==> flow/design.v <==
`timescale 1ns / 1ps
module IIR2nd#(
    parameter DW = 20,FW = 15
)(
    input clk,rst_n,en,
    input signed [DW-1:0] din,
    output logic signed[DW-1:0] dout,
    input [31:0]index
);
    localparam logic signed[DW-1:0] GAIN =41;
    function automatic logic signed[DW-1:0] DEN(input [31:0] i);
        case (i)
        32'd0:  DEN = -65446;
        32'd1:  DEN = -65421;
        32'd2:  DEN = -65381;
        32'd3:  DEN = -65325;
        32'd4:  DEN = -65252;
        32'd5:  DEN = -65163;
        32'd6:  DEN = -65058;
        32'd7:  DEN = -64938;
        32'd8:  DEN = -64801;
        32'd9:  DEN = -64648;
        32'd10: DEN = -64479;
        32'd11: DEN = -64294;
        32'd12: DEN = -64094;
        32'd13: DEN = -63877;
        32'd14: DEN = -63645;
        32'd15: DEN = -63397;
        32'd16: DEN = -63134;
        32'd17: DEN = -62855;
        32'd18: DEN = -62560;
        32'd19: DEN = -62250;
        default: DEN = 0;
        endcase
    endfunction
    localparam logic signed [DW-1:0] NUM0 = 32768, NUM1 = 0, NUM2 = -32768;
    wire signed [DW-1:0] n0;
    wire signed [DW-1:0] n1;
    wire signed [DW-1:0] n2;
    wire signed [DW-1:0] d1;
    wire signed [DW-1:0] d2;
    wire signed [DW-1:0] g ;
    assign    n0      = (NUM0);
    assign    n1     = (NUM1);
    assign    n2     = (NUM2);
    assign    d1     = (DEN(index));
    assign    d2     = (32686);
    assign    g      = (GAIN);
    logic signed [DW-1:0]   z1,z0;
    wire signed [DW-1:0] pn0;
    wire signed [DW-1:0] pn1;
    wire signed [DW-1:0] pn2;
    wire signed [DW-1:0] o ;
    wire signed [DW-1:0] pd1;
    wire signed [DW-1:0] pd2;
    assign        pn0    = 
    (((DW-FW)+(DW-FW)+(FW)+(FW))'(din)*((DW-FW)+(DW-FW)+(FW)+(FW))'(n0))>>>((FW)+(FW)-(FW));
    assign        pn1    = 
    (((DW-FW)+(DW-FW)+(FW)+(FW))'(din)*((DW-FW)+(DW-FW)+(FW)+(FW))'(n1))>>>((FW)+(FW)-(FW));
    assign        pn2    = 
    (((DW-FW)+(DW-FW)+(FW)+(FW))'(din)*((DW-FW)+(DW-FW)+(FW)+(FW))'(n2))>>>((FW)+(FW)-(FW));
    assign        o     =z0 + pn0;
    assign        pd1    = 
    (((DW-FW)+(DW-FW)+(FW)+(FW))'(o)*((DW-FW)+(DW-FW)+(FW)+(FW))'(d1))>>>((FW)+(FW)-(FW));
    assign        pd2    = 
    (((DW-FW)+(DW-FW)+(FW)+(FW))'(o)*((DW-FW)+(DW-FW)+(FW)+(FW))'(d2))>>>((FW)+(FW)-(FW));
    always_ff @( posedge clk ) begin 
        if(!rst_n) begin
            z0<=0; z1<=0;dout<=0;
        end else begin
            z0<=pn1 + z1 - pd1;
            z1<=pn2 - pd2;
            dout<=
    (((DW-FW)+(DW-FW)+(FW)+(FW))'(o)*((DW-FW)+(DW-FW)+(FW)+(FW))'(g))>>>((FW)+(FW)-(FW));
        end
    end
endmodule
module IIR#(
    parameter DW = 16,EW = 4
)(
    input clk,rst_n,en,
    input signed [DW-1:0] din,
    output logic signed [DW-1:0] dout,
    input [31:0]index,
    output logic signed [DW+EW-1:0] dout_W
    );
    localparam W = DW + EW;
    logic signed [W-1:0] din_W;
    assign din_W = din;
    assign dout = dout_W;
    IIR2nd #(W,DW-1)IIR2nd_inst(
    clk,rst_n,en, din_W, dout_W,index
        );
endmodule
`timescale 1ns / 1ps
module IIR_v#(
    parameter DW = 16,FW = 15
)(
    input clk,rst_n,en,
    input signed [DW-1:0] din,
    output wire signed [DW-1:0] dout,
    input [31:0]index,
    output wire signed [DW+FW-1:0] dout_W
    );
    IIR#(
        DW,FW
    )IIR_inst(
        clk,rst_n,en,din,dout,index,dout_W
    );
endmodule
# From RTL to reports: IIR_v
# Module IIR_v before and after one edit of its RTL, step after step.
# "before" refers to lines of the RTL above, "after" to lines of the edited file.
# "delta" is "after" less "before", of the values as shown.
# Operators carry their Yosys type and port widths (W data, S select, Z words).
# Library cell names are shortened.
# The mark -- stands for no value.
# setup
top_module	IIR_v
clock	clk
library	sky130hd
lib_corner	tt_025C_1v80

# Diff
# Unified diff, file above to edited file.
# The edited RTL no longer does the same as the RTL above: the edit was made by script, with no optimisation intended.
# begin of diff
@@ -95,5 +95,5 @@
 `timescale 1ns / 1ps
 module IIR_v#(
-    parameter DW = 16,FW = 15
+    parameter DW = 12,FW = 15
 )(
     input clk,rst_n,en,
# end of diff

# Elaborated design
# Source: Yosys, flattened and elaborated, memories not mapped. Widths are those after wreduce; folded enables and synchronous resets count as part of the registers. Registers that Yosys merges into a memory's read port (data or address) are not register bits. Print and check cells do not count. Equal cells are merged and count once.
# Memory sizes are those after Yosys's memory passes, which may raise the word count (mostly to a power of two), join words into wider ones and drop unused or constant bits.
# classes
element	before	after	delta
n_reduce_logical	1	1	0
n_mux	1	1	0
add_sub_neg	4	4	0
mul	3	3	0
# op_table
operator	before	after	delta
$sub A31 B31 Y31	2	0	-2
$sub A27 B27 Y27	0	2	2
$add A31 B16 Y31	1	0	-1
$mul A31 B15 Y45 const B	1	0	-1
$mul A31 B31 Y46	1	0	-1
$mul A31 B7 Y38 const B	1	0	-1
$mux W31	1	0	-1
$neg A16 Y31	1	0	-1
$add A27 B16 Y27	0	1	1
$mul A27 B15 Y37 const B	0	1	1
$mul A27 B27 Y38	0	1	1
$mul A27 B7 Y34 const B	0	1	1
$mux W27	0	1	1
$neg A12 Y23	0	1	1
$logic_not A27 Y1	1	1	0
# bits
element	before	after	delta
in_bits	51	47	-4
elab_cells	13	13	0
ff_bits	93	81	-12
mem_count	1	1	0
output_inout_bits	47	39	-8
mem_bits_ro	864	736	-128
# memory_table
element	before	after
memory_list	32x27 r1 w0	32x23 r1 w0

# Longest topological paths
# Depth = most cells in a row (Yosys ltp): at word level without a register or memory, in the mapped netlist without a sequential cell, where the memories' decode and read muxes count.
# logic_depth
element	before	after	delta
depth_word	4	4	0
abc_area	0	0	--
ltp_mapped	52	48	-4
mapped_depth_nobuf	51	47	-4

# Mapped cells and area
# The flow's flattened synthesis, as Yosys stat reports it; memories are mapped. The netlist is that of the ABC_AREA named above (0 if unset); the other value can give another one.
# mapped
element	before	after	delta
cells	4326	3442	-884
seqArea_um2	1701.6	1541.5	-160.1
buffers	92	74	-18
mapped_area_um2	39511.6	31483.9	-8027.7
flip_flops	85	77	-8
# types
cell	before	after	delta
inv_1	1177	912	-265
fa_1	864	652	-212
nor2_1	417	317	-100
ha_1	551	456	-95
a21oi_1	141	82	-59
and2_1	15	65	50
nand2_1	201	169	-32
a211oi_1	25	7	-18
o21ai_0	78	61	-17
nand3_1	41	25	-16
nand2b_1	34	19	-15
xnor2_1	98	111	13
mux2i_1	11	0	-11
nand4_1	18	8	-10
o21ai_1	13	3	-10
a21o_1	71	62	-9
clkbuf_1	63	54	-9
buf_4	25	16	-9
# The list need not be complete.
# By module: a second synthesis without flattening, with its own total; a netlist apart from the flattened one above.
# hier_totals
element	before	after	delta
hier_cells	4305	3464	-841
area_unflattened_um2	39263.9	31408.9	-7855.0
# Each row is one instance without its submodules.
# by_module_before
mod	mod_seq_area_um2	instances	n_cells	area_um2
IIR2nd	1701.6	1	4289	39143.8
IIR	0.0	1	16	120.1
IIR_v	0.0	1	0	0.0
# by_module_after
mod	mod_seq_area_um2	instances	n_cells	area_um2
IIR2nd	1541.5	1	3452	31318.8
IIR	0.0	1	12	90.1
IIR_v	0.0	1	0	0.0

# Timing after synthesis
# OpenSTA on the mapped netlist: ideal clock, no wires. The path of least setup slack (recovery checks aside). Input and output delay are each 20% of the period. Register names are those of the netlist, which keeps one name where synthesis merged equal registers.
# synth_timing
element	before	after	delta
path_type	in2reg	in2reg	--
from	in din[0]	in din[3]	--
to	reg IIR_inst.IIR2nd_inst.z0[30]	reg IIR_inst.IIR2nd_inst.z0[26]	--
arrival_time_ps	13645	13134	-511
launch_ps	2700	2700	0
slack_ps	-266	251	517
delay_ps	11066	10549	-517
input_delay_ps	2700	2700	0
required_time_ps	13379	13385	6
setup_ps	121	115	-6
period_ps	13500	13500	0
n_path_buf	0	0	0
driving_pins	40	42	2
period_less_setup_slack_ps	13766	13249	-517
# "delay_ps" = arrival - input delay + setup time.
# "driving_pins" counts driving pins, that of a launching flip-flop among them; a cell with two outputs on the path counts twice.
# "period_less_setup_slack_ps" is the clock period less the worst setup slack; recovery checks do not enter. This is arithmetic on one report: input and output delays are still those of the set period (20% each).
# The rows between start and end are the longest chain of elaborated cells between them; the timing report does not say that the signal goes this way. Where chains are equally long, one stands for them.
# Each line given opens the expression or statement behind the cell; cells for indexed reads and writes are added by Yosys, which also makes memories of some case tables.
# synth_between_before
cell_sequence	ha_1 > fa_1 > a211oi_1 > nor2_1 > o211ai_1 > a21oi_1 > o21ai_1 > o2111ai_1 > o211ai_2 > xor2_2 > inv_2 > nor2_1 > fa_1 > fa_1 > fa_1 > inv_1 > fa_1 > inv_1 > [4 not listed] > fa_1 > inv_1 > ha_1 > a21o_1 > a21o_1 > a221o_1 > o2111ai_1 > nor3b_1 > xor2_1 > ha_1 > a21o_1 > a21oi_1 > o21bai_1 > a31oi_1 > nand3_1 > a22o_1 > and3_1 > mux2_2
elab_chain_len	3
cone_cells	3
cone_lines	3
classes_between	add/sub (2); mul (1)
# synth_rtl_before
element	line_no	text
start, declared	100	input signed [DW-1:0] din,
$add A31 B16 Y31	62	assign        o     =z0 + pn0;
$mul A31 B31 Y46	64	(((DW-FW)+(DW-FW)+(FW)+(FW))'(o)*((DW-FW)+(DW-FW)+(FW)+(FW))'(d1))>>>((FW)+(FW)-(FW));
$sub A31 B31 Y31	71	z0<=pn1 + z1 - pd1;
end, assigned	69	z0<=0; z1<=0;dout<=0;
end, assigned	71
end, declared	49	logic signed [DW-1:0]   z1,z0;
# synth_between_after
cell_sequence	ha_1 > a21o_1 > a21oi_1 > or4b_1 > nand2_1 > o21bai_1 > a21o_1 > a21oi_1 > xor2_1 > nor2_1 > fa_1 > fa_1 > inv_1 > fa_1 > inv_1 > fa_1 > fa_1 > fa_1 > [6 not listed] > a221o_1 > a31o_2 > a21oi_1 > nor2b_1 > nor2_1 > xor2_1 > ha_1 > and3_1 > a22o_1 > or3_1 > o21bai_1 > a21oi_1 > nor2_1 > o41a_1 > a211oi_1 > xnor2_1 > xnor2_1 > and2_1
elab_chain_len	3
cone_cells	3
cone_lines	3
classes_between	add/sub (2); mul (1)
# synth_rtl_after
element	line_no	text
start, declared	100	input signed [DW-1:0] din,
$add A27 B16 Y27	62	assign        o     =z0 + pn0;
$mul A27 B27 Y38	64	(((DW-FW)+(DW-FW)+(FW)+(FW))'(o)*((DW-FW)+(DW-FW)+(FW)+(FW))'(d1))>>>((FW)+(FW)-(FW));
$sub A27 B27 Y27	71	z0<=pn1 + z1 - pd1;
end, assigned	69	z0<=0; z1<=0;dout<=0;
end, assigned	71
end, declared	49	logic signed [DW-1:0]   z1,z0;

# Timing after layout
# From the final timing report of the runs of pair 1: the path of least setup slack in the routed layout; clock arrival at registers is part of the times.
# The report prints the path's times to 10 ps; the period is as set.
# layout_timing
element	before	after	delta
path_type	in2reg	in2reg	--
from	in din[2]	in din[3]	--
to	reg IIR_inst.IIR2nd_inst.z0[30]	reg IIR_inst.IIR2nd_inst.z0[26]	--
required_time_ps	13770	13770	0
launch_ps	2700	2700	0
n_path_buf	8	5	-3
driving_pins	53	45	-8
arrival_time_ps	13500	13350	-150
slack_ps	270	420	150
setup_ps	100	100	0
period_ps	13500	13500	0
input_delay_ps	2700	2700	0
# The rows between start and end are the longest chain of elaborated cells between them; the timing report does not say that the signal goes this way. Where chains are equally long, one stands for them.
# layout_between_before
cell_sequence	dlygate4sd2_1 > ha_2 > o21ai_2 > o21ai_2 > a21oi_2 > buf_6 > o31ai_4 > buf_6 > a21oi_4 > o21bai_1 > a21oi_1 > xor2_1 > buf_4 > or2_2 > buf_4 > buf_4 > nor2_2 > fa_1 > [17 not listed] > nor2_1 > nor3b_4 > nor2_2 > xor2_1 > buf_4 > ha_4 > a21o_1 > a21oi_2 > buf_6 > nand3b_1 > a311o_2 > nand3_4 > a31oi_4 > a31o_2 > a21oi_2 > o211ai_1 > and3_1 > mux2_2
elab_chain_len	3
cone_cells	3
cone_lines	3
classes_between	add/sub (2); mul (1)
# layout_rtl_before
element	line_no	text
start, declared	100	input signed [DW-1:0] din,
$add A31 B16 Y31	62	assign        o     =z0 + pn0;
$mul A31 B31 Y46	64	(((DW-FW)+(DW-FW)+(FW)+(FW))'(o)*((DW-FW)+(DW-FW)+(FW)+(FW))'(d1))>>>((FW)+(FW)-(FW));
$sub A31 B31 Y31	71	z0<=pn1 + z1 - pd1;
end, assigned	69	z0<=0; z1<=0;dout<=0;
end, assigned	71
end, declared	49	logic signed [DW-1:0]   z1,z0;
# layout_between_after
cell_sequence	clkdlybuf4s50_1 > ha_1 > a21o_1 > a21oi_2 > or4b_4 > nand2_4 > o21bai_1 > a21o_1 > a21oi_2 > xor2_1 > buf_4 > buf_4 > nor2_1 > fa_1 > fa_1 > inv_1 > fa_1 > fa_1 > [9 not listed] > a31o_2 > a21oi_2 > buf_4 > o21ai_2 > xnor2_1 > buf_4 > ha_1 > and3_1 > a22o_1 > or3_1 > o21bai_2 > a21oi_2 > nor2_1 > o41a_1 > a211oi_2 > xnor2_1 > xnor2_1 > and2_1
elab_chain_len	3
cone_cells	3
cone_lines	3
classes_between	add/sub (2); mul (1)
# layout_rtl_after
element	line_no	text
start, declared	100	input signed [DW-1:0] din,
$add A27 B16 Y27	62	assign        o     =z0 + pn0;
$mul A27 B27 Y38	64	(((DW-FW)+(DW-FW)+(FW)+(FW))'(o)*((DW-FW)+(DW-FW)+(FW)+(FW))'(d1))>>>((FW)+(FW)-(FW));
$sub A27 B27 Y27	71	z0<=pn1 + z1 - pd1;
end, assigned	69	z0<=0; z1<=0;dout<=0;
end, assigned	71
end, declared	49	logic signed [DW-1:0]   z1,z0;

# Layout results
# Runs of the flow (Yosys, OpenROAD) on both versions; the two runs of a pair have the same settings. The constraints put input and output delay at 20% of the set period each and load the outputs with 0.01 pF.
# settings_pair_1
period_ns	13.5
CAP_MARGIN	20
CORE_MARGIN	2
CORE_UTILIZATION	40
SLEW_MARGIN	20
# measured_pair_1
element	before	after	delta
util_pct	50.0	46.1	-3.9
yosys_chip_area_um2	39511.6	31483.9	-8027.7
fin_tns_ps	0	0	0
period_less_ws_ps	13234	13084	-150
design_die_area_um2	101309.0	80968.7	-20340.3
final_stdcell_area_um2	49088.3	35795.6	-13292.7
timing.hold.ws_ps	541	551	10
final_setup_ws_ps	266	416	150
# settings_pair_2
CELL_PAD_IN_SITES_GLOBAL_PLACEMENT	3
CORE_ASPECT_RATIO	1.38
CORE_MARGIN	9
CORE_UTILIZATION	42
CTS_CLUSTER_DIAMETER	78
GPL_ROUTABILITY_DRIVEN	1
GPL_TIMING_DRIVEN	0
PLACE_DENSITY_LB_ADDON	0.28
TNS_END_PERCENT	50
period_ns	14.5
CAP_MARGIN	20
SLEW_MARGIN	20
# measured_pair_2
element	before	after	delta
util_pct	47.7	46.8	-0.9
yosys_chip_area_um2	39511.6	31483.9	-8027.7
fin_tns_ps	0	0	0
period_less_ws_ps	14029	14086	57
design_die_area_um2	105584.0	85269.2	-20314.8
final_stdcell_area_um2	44345.0	34632.0	-9713.0
timing.hold.ws_ps	567	539	-28
final_setup_ws_ps	471	414	-57
# "period_less_ws_ps": clock period set for the run, less the worst setup slack. It is reckoned from that one timing run; input and output delays stay at 20% of the period that was set.
